==> flow/design.v <==
module CORDIC_COS_SIN #(
    parameter DATA_WIDTH = 16,
    parameter PHASE_WIDTH = 32,
    parameter STAGE = 16
) (
    input clk,
    input rst,
    input en,
    input mode,      
    input signed [DATA_WIDTH-1:0] x0,
    input signed [DATA_WIDTH-1:0] y0,
    input signed [PHASE_WIDTH-1:0] phase,    
    output valid,
    output [DATA_WIDTH:0] cos,
    output [DATA_WIDTH:0] sin
);
parameter K = 32'd39797;     
parameter [PHASE_WIDTH*STAGE-1:0] atan = {32'd128, 32'd256, 32'd448, 32'd896, 32'd1856, 32'd3648, 32'd7360, 32'd14656, 32'd29312,
                                         32'd58688, 32'd117312, 32'd234368, 32'd466944, 32'd919872, 32'd1740992, 32'd2949120};
integer i, j;
wire [1:0] quadrant;
assign quadrant = phase[PHASE_WIDTH-1:PHASE_WIDTH-2];
reg signed [DATA_WIDTH:0] x_pre;
reg signed [DATA_WIDTH:0] y_pre;
reg signed [PHASE_WIDTH-1:0] z_pre;
reg signed [DATA_WIDTH:0] x [0:STAGE-1];
reg signed [DATA_WIDTH:0] y [0:STAGE-1];
reg signed [PHASE_WIDTH-1:0] z [0:STAGE-1];
reg signed [DATA_WIDTH:0] x_shift [0:STAGE-1]; 
reg signed [DATA_WIDTH:0] y_shift [0:STAGE-1];
reg [STAGE-1:0] sign;
always @(*) begin
    for(i=0; i<STAGE; i=i+1)begin
        x_shift[i] = x[i] >>> i;
        y_shift[i] = y[i] >>> i;
        sign[i] = z[i][PHASE_WIDTH-1];
    end
end
wire [DATA_WIDTH:0] x0_pos, x0_neg;
wire [DATA_WIDTH:0] y0_pos, y0_neg;
assign x0_pos = (x0 == 0) ? 0 : {1'b0, x0};
assign x0_neg = (x0 == 0) ? 0 : {1'b1, (~x0)+16'b1};
assign y0_pos = (y0 == 0) ? 0 : {1'b0, y0};
assign y0_neg = (y0 == 0) ? 0 : {1'b1, (~y0)+16'b1};
always @(posedge clk or posedge rst) begin
    if(rst)begin
        x_pre <= 0;
        y_pre <= 0;
        z_pre <= 0;
    end
    else begin
        if(en)begin
            case (quadrant)
                0:begin
                    x_pre <= x0_pos;
                    y_pre <= y0_pos;
                    z_pre <= phase;
                end
                1:begin
                    x_pre <= y0_neg;
                    y_pre <= x0_pos;
                    z_pre <= {2'b00, phase[29:0]};
                end
                2:begin
                    x_pre <= y0_pos;
                    y_pre <= x0_neg;
                    z_pre <= {2'b11, phase[29:0]};
                end
                3:begin
                    x_pre <= x0_pos;
                    y_pre <= y0_pos;
                    z_pre <= phase;
                end
            endcase
        end
        else begin
            x_pre <= 0;
            y_pre <= 0;
            z_pre <= 0;
        end
    end
end
always @(posedge clk or posedge rst) begin
    if(rst)begin
        for(i=0; i<STAGE; i=i+1)begin
            x[i] <= 0;
            y[i] <= 0;
            z[i] <= 0;
        end
    end
    else begin
        x[0] <= x_pre;
        y[0] <= y_pre;
        z[0] <= z_pre;
        for(i=0; i<STAGE-1; i=i+1)begin    
            x[i+1] <= sign[i] ? x[i]+y_shift[i] : x[i]-y_shift[i];
            y[i+1] <= sign[i] ? y[i]-x_shift[i] : y[i]+x_shift[i];
            z[i+1] <= sign[i] ? z[i]+atan[32*(i+1)-1 -: 32] : z[i]-atan[32*(i+1)-1 -: 32];
        end
    end
end
assign cos = x[STAGE-1];
assign sin = y[STAGE-1];
assign valid = en_dly[STAGE];
reg [4:0] cnt;
always @(posedge clk or posedge rst) begin
    if(rst)begin
        cnt <= 0;
    end
    else begin
        if(cnt == 0)begin
            if(en)begin
                cnt <= cnt + 1;
            end
        end
        else begin
            cnt <= (cnt == 16) ? 0 : cnt+1;
        end
    end
end
reg [STAGE:0] en_dly;
always @(posedge clk or posedge rst) begin
    if(rst)begin
        en_dly <= 0;
    end
    else begin
        en_dly[0] <= en;
        for(i=0; i<STAGE; i=i+1)begin
            en_dly[i+1] <= en_dly[i];
        end
    end
end
endmodule
Hand-over note for CORDIC_COS_SIN

Tool chain data of CORDIC_COS_SIN --
Module CORDIC_COS_SIN before and after one edit of its RTL, step after step. "before" refers to lines of the RTL above, "after" to lines of the edited file. "change" is "after" less "before", of the values as shown; "rel. change" is that difference over "before", in percent. Operators: Yosys type, input widths -> output width; for muxes data width and select width s. Library cell names are shortened. Not given: -
Inputs: top CORDIC_COS_SIN, clock input clk, library sky130hd, library corner tt_025C_1v80

Edit of the RTL --
Unified diff, file above to edited file. The edited RTL no longer does the same as the RTL above: the edit was made by script, with no optimisation intended.
begin of diff
@@ -2,5 +2,5 @@
     parameter DATA_WIDTH = 16,
     parameter PHASE_WIDTH = 32,
-    parameter STAGE = 16
+    parameter STAGE = 24
 ) (
     input clk,
end of diff

Word-level counts --
Counts by Yosys on the flattened word-level netlist (proc, flatten, opt, wreduce). Print and check cells are left out. Cells with the same type and inputs are merged into one.
Word-level totals:
- register bits after elaboration | before 1107, after 1643, change +536, rel. change +48.42%
- word-level cells | before 203, after 281, change +78, rel. change +38.42%
Cells by class:
- add/sub/neg operators | before 89, after 125, change +36, rel. change +40.45%
- equal/unequal tests | before 3, after 3, change 0, rel. change 0.00%
- mux-type cells | before 54, after 72, change +18, rel. change +33.33%
- bitwise operators | before 2, after 2, change 0, rel. change 0.00%
- reductions and logical operators | before 4, after 4, change 0, rel. change 0.00%
Operators with widths:
- $mux 17 | before 34, after 50, change +16, rel. change +47.06%
- $add 17x1->17 | before 0, after 14, change +14
- $sub 17x1->17 | before 0, after 14, change +14
- $mux 32 | before 15, after 17, change +2, rel. change +13.33%
- $add 17x2->17 | before 0, after 2, change +2
- $sub 17x2->17 | before 0, after 2, change +2
- $add 32x9->32 const B | before 1, after 2, change +1, rel. change +100.00%
- $sub 32x9->32 const B | before 1, after 2, change +1, rel. change +100.00%
- $add 32x8->32 const B | before 0, after 1, change +1
- $sub 32x8->32 const B | before 0, after 1, change +1
Operator kinds equal on both sides are left out: 66.

Logic depth --
Longest topological path by Yosys (ltp), each cell counted once; first at word level (registers and memories cut), then after technology mapping (sequential cells cut; the memories' decode and read muxes count).
Logic depth:
- depth after elaboration | before 5, after 5, change 0, rel. change 0.00%
- ABC_AREA | before 0, after 0
- mapped depth | before 16, after 16, change 0, rel. change 0.00%

After synthesis --
Yosys stat after the flow's synthesis: flattened, memories mapped to cells. It holds for the ABC_AREA given above (unset counts as 0); a run with the other value may have another netlist.
Mapped netlist:
- standard cells after synthesis | before 7208, after 9447, change +2239, rel. change +31.06%
- mapped area (sq um) | before 67911.4, after 89852.4, change +21941.0, rel. change +32.31%
- flip-flops | before 983, after 1319, change +336, rel. change +34.18%
- buffer cells | before 88, after 94, change +6, rel. change +6.82%
Cells by type:
- dfrtp_1 | before 983, after 1319, change +336, rel. change +34.18%
- ha_1 | before 882, after 1185, change +303, rel. change +34.35%
- a21oi_1 | before 674, after 913, change +239, rel. change +35.46%
- xnor2_1 | before 578, after 742, change +164, rel. change +28.37%
- nand2_1 | before 422, after 569, change +147, rel. change +34.83%
- inv_1 | before 452, after 582, change +130, rel. change +28.76%
- nor2_1 | before 554, after 683, change +129, rel. change +23.29%
- o21ai_0 | before 395, after 499, change +104, rel. change +26.33%
- a21o_1 | before 198, after 292, change +94, rel. change +47.47%
- xor2_1 | before 273, after 349, change +76, rel. change +27.84%
- nand3_1 | before 162, after 223, change +61, rel. change +37.65%
- nor3_1 | before 201, after 259, change +58, rel. change +28.86%
- a211oi_1 | before 99, after 140, change +41, rel. change +41.41%
- o21a_1 | before 52, after 89, change +37, rel. change +71.15%
- and3_1 | before 100, after 129, change +29, rel. change +29.00%
- or3_1 | before 89, after 117, change +28, rel. change +31.46%
- o211ai_1 | before 28, after 56, change +28, rel. change +100.00%
- nor2b_1 | before 108, after 135, change +27, rel. change +25.00%
Cell types equal on both sides are left out: 10. Not every row of either side is listed.

Timing after synthesis --
OpenSTA on the mapped netlist: ideal clock, no wires. The path of least setup slack (recovery checks aside). Input and output delay are each 20% of the period. Register names are those of the netlist, which keeps one name where synthesis merged equal registers.
Timing path after synthesis:
- path type | before register to register, after register to register
- from | before reg z[11][31], after reg z[8][31]
- to | before reg z[12][30], after reg z[9][26]
- clock period (ns) | before 5.0, after 5.0, change 0.0, rel. change 0.00%
- arrival time (ns) | before 3.978, after 3.720, change -0.258, rel. change -6.49%
- required time (ns) | before 4.933, after 4.875, change -0.058, rel. change -1.18%
- setup slack (ns) | before 0.954, after 1.155, change +0.201
- delay of the path (ns) | before 4.045, after 3.845, change -0.200, rel. change -4.94%
- stages on the path | before 14, after 13, change -1, rel. change -7.14%
- path buffers | before 2, after 1, change -1, rel. change -50.00%
- synthesis period reached (ns) | before 4.046, after 3.845, change -0.201, rel. change -4.97%
"delay of the path" = arrival - input delay + setup time. "stages on the path" counts driving pins, that of a launching flip-flop among them; a cell with two outputs on the path counts twice. "synthesis period reached" is the clock period less the worst setup slack; recovery checks do not enter. This is arithmetic on one report: input and output delays are still those of the set period (20% each). Between the ends stands the longest chain of elaborated cells between them, by number of cells; it is not shown to be the way that was timed. Of several equally long chains one is given. Each line given opens the expression or statement behind the cell; cells for indexed reads and writes are added by Yosys, which also makes memories of some case tables.
Between the ends, after synthesis, before: path through dfrtp_1 > clkbuf_1 > inv_1 > clkbuf_1 > fa_1 > a211oi_1 > nor2_1 > o41a_1 > a221oi_2 > o311ai_1 > o41ai_1 > o21ai_0 > a2111oi_0 > a311o_1, length of the longest elaborated chain 1
RTL lines, path after synthesis, before:
- from (decl) | line 28 | reg signed [PHASE_WIDTH-1:0] z [0:STAGE-1];
- from (assign) | line 88 | z[i] <= 0;
- from (assign) | line 98 | z[i+1] <= sign[i] ? z[i]+atan[32*(i+1)-1 -: 32] : z[i]-atan[32*(i+1)-1 -: 32];
- $mux 32 | line 98
- to (assign) | line 88
- to (assign) | line 98
- to (decl) | line 28
Between the ends, after synthesis, after: path through dfrtp_1 > clkbuf_1 > clkinv_1 > fa_1 > a21o_1 > a21oi_1 > o21ai_0 > a21oi_1 > o21ai_1 > o41a_1 > and3_1 > or3_1 > xor2_1, length of the longest elaborated chain 1
RTL lines, path after synthesis, after:
- from (decl) | line 28 | reg signed [PHASE_WIDTH-1:0] z [0:STAGE-1];
- from (assign) | line 88 | z[i] <= 0;
- from (assign) | line 98 | z[i+1] <= sign[i] ? z[i]+atan[32*(i+1)-1 -: 32] : z[i]-atan[32*(i+1)-1 -: 32];
- $mux 32 | line 98
- to (assign) | line 88
- to (assign) | line 98
- to (decl) | line 28

Path in the finished layout --
From the final timing report of the runs of pair A: the path of least setup slack in the routed layout; clock arrival at registers is part of the times.
Timing path after layout:
- path type | before register to register, after register to register
- from | before reg x[14][16], after reg y[1][5]
- to | before reg y[15][15], after reg x[2][16]
- clock period (ns) | before 5.0, after 5.0, change 0.0, rel. change 0.00%
- arrival time (ns) | before 4.68, after 4.66, change -0.02, rel. change -0.43%
- required time (ns) | before 5.60, after 5.71, change +0.11, rel. change +1.96%
- setup slack (ns) | before 0.93, after 1.05, change +0.12
- stages on the path | before 15, after 13, change -2, rel. change -13.33%
- path buffers | before 1, after 0, change -1, rel. change -100.00%
Between the ends stands the longest chain of elaborated cells between them, by number of cells; it is not shown to be the way that was timed. Of several equally long chains one is given.
Between the ends, after layout, before: path through dfrtp_1 > inv_1 > nand3_1 > ha_1 > inv_1 > o21ai_0 > ha_1 > a21boi_0 > o211ai_1 > a21oi_1 > a2111oi_0 > buf_4 > nor3_1 > o21ai_0 > or3b_2, length of the longest elaborated chain 2
RTL lines, path after layout, before:
- from (decl) | line 26 | reg signed [DATA_WIDTH:0] x [0:STAGE-1];
- from (assign) | line 86 | x[i] <= 0;
- from (assign) | line 96 | x[i+1] <= sign[i] ? x[i]+y_shift[i] : x[i]-y_shift[i];
- $add 17x3->17 | line 97 | y[i+1] <= sign[i] ? y[i]-x_shift[i] : y[i]+x_shift[i];
- $mux 17 | line 97
- to (assign) | line 87 | y[i] <= 0;
- to (assign) | line 97
- to (decl) | line 27 | reg signed [DATA_WIDTH:0] y [0:STAGE-1];
Between the ends, after layout, after: path through dfrtp_1 > nor4_1 > nor4b_1 > nand2_1 > nand2_1 > xnor2_1 > ha_1 > or3_1 > a211oi_1 > nor3_1 > or3_1 > a21oi_1 > xnor2_1, length of the longest elaborated chain 2
RTL lines, path after layout, after:
- from (decl) | line 27 | reg signed [DATA_WIDTH:0] y [0:STAGE-1];
- from (assign) | line 87 | y[i] <= 0;
- from (assign) | line 97 | y[i+1] <= sign[i] ? y[i]-x_shift[i] : y[i]+x_shift[i];
- $sub 17x16->17 | line 96 | x[i+1] <= sign[i] ? x[i]+y_shift[i] : x[i]-y_shift[i];
- $mux 17 | line 96
- to (assign) | line 86 | x[i] <= 0;
- to (assign) | line 96
- to (decl) | line 26 | reg signed [DATA_WIDTH:0] x [0:STAGE-1];

Measured runs --
Both versions went through the flow (Yosys, OpenROAD) with the same settings in each pair. Constraints: input delay and output delay 20% of the set period each, output load 0.01 pF.
Flow settings, pair A: CORE_UTILIZATION 40, period_ns 5.0, CAP_MARGIN 20, CORE_MARGIN 2, SLEW_MARGIN 20
Final reports, pair A:
- chip area in the Yosys report (sq um) | before 67911.4, after 89852.4, change +21941.0, rel. change +32.31%
- die size (sq um) | before 173089.0, after 228436.0, change +55347.0, rel. change +31.98%
- standard-cell area after routing (sq um) | before 75952.8, after 100010.0, change +24057.2, rel. change +31.67%
- utilization of the finished layout | before 0.449, after 0.449, change 0.000
- worst setup slack after layout (ns) | before 0.925, after 1.055, change +0.130
- final setup TNS (ns) | before 0.000, after 0.000, change 0.000
- worst hold slack in the final report (ns) | before 0.343, after 0.343, change 0.000
- period reached (ns) | before 4.075, after 3.945, change -0.130, rel. change -3.19%
Flow settings, pair B: ABC_AREA 0, CAP_MARGIN 35, CELL_PAD_IN_SITES_DETAIL_PLACEMENT 2, CORE_UTILIZATION 27, CTS_CLUSTER_DIAMETER 349, CTS_CLUSTER_SIZE 70, PLACE_DENSITY_LB_ADDON 0.03, SETUP_SLACK_MARGIN -0.21, SLEW_MARGIN 25, period_ns 2.87, CORE_MARGIN 2
Final reports, pair B:
- chip area in the Yosys report (sq um) | before 67911.4, after 89852.4, change +21941.0, rel. change +32.31%
- die size (sq um) | before 255550.0, after 337416.0, change +81866.0, rel. change +32.04%
- standard-cell area after routing (sq um) | before 97965.2, after 126759.0, change +28793.8, rel. change +29.39%
- utilization of the finished layout | before 0.391, after 0.383, change -0.008
- worst setup slack after layout (ns) | before -0.443, after -0.522, change -0.079
- final setup TNS (ns) | before -21.767, after -27.541, change -5.774
- worst hold slack in the final report (ns) | before 0.199, after 0.165, change -0.034
- period reached (ns) | before 3.313, after 3.392, change +0.079, rel. change +2.38%
"period reached" is the run's clock period less its worst setup slack. It is reckoned from that one timing run; input and output delays stay at 20% of the period that was set.

End of note.
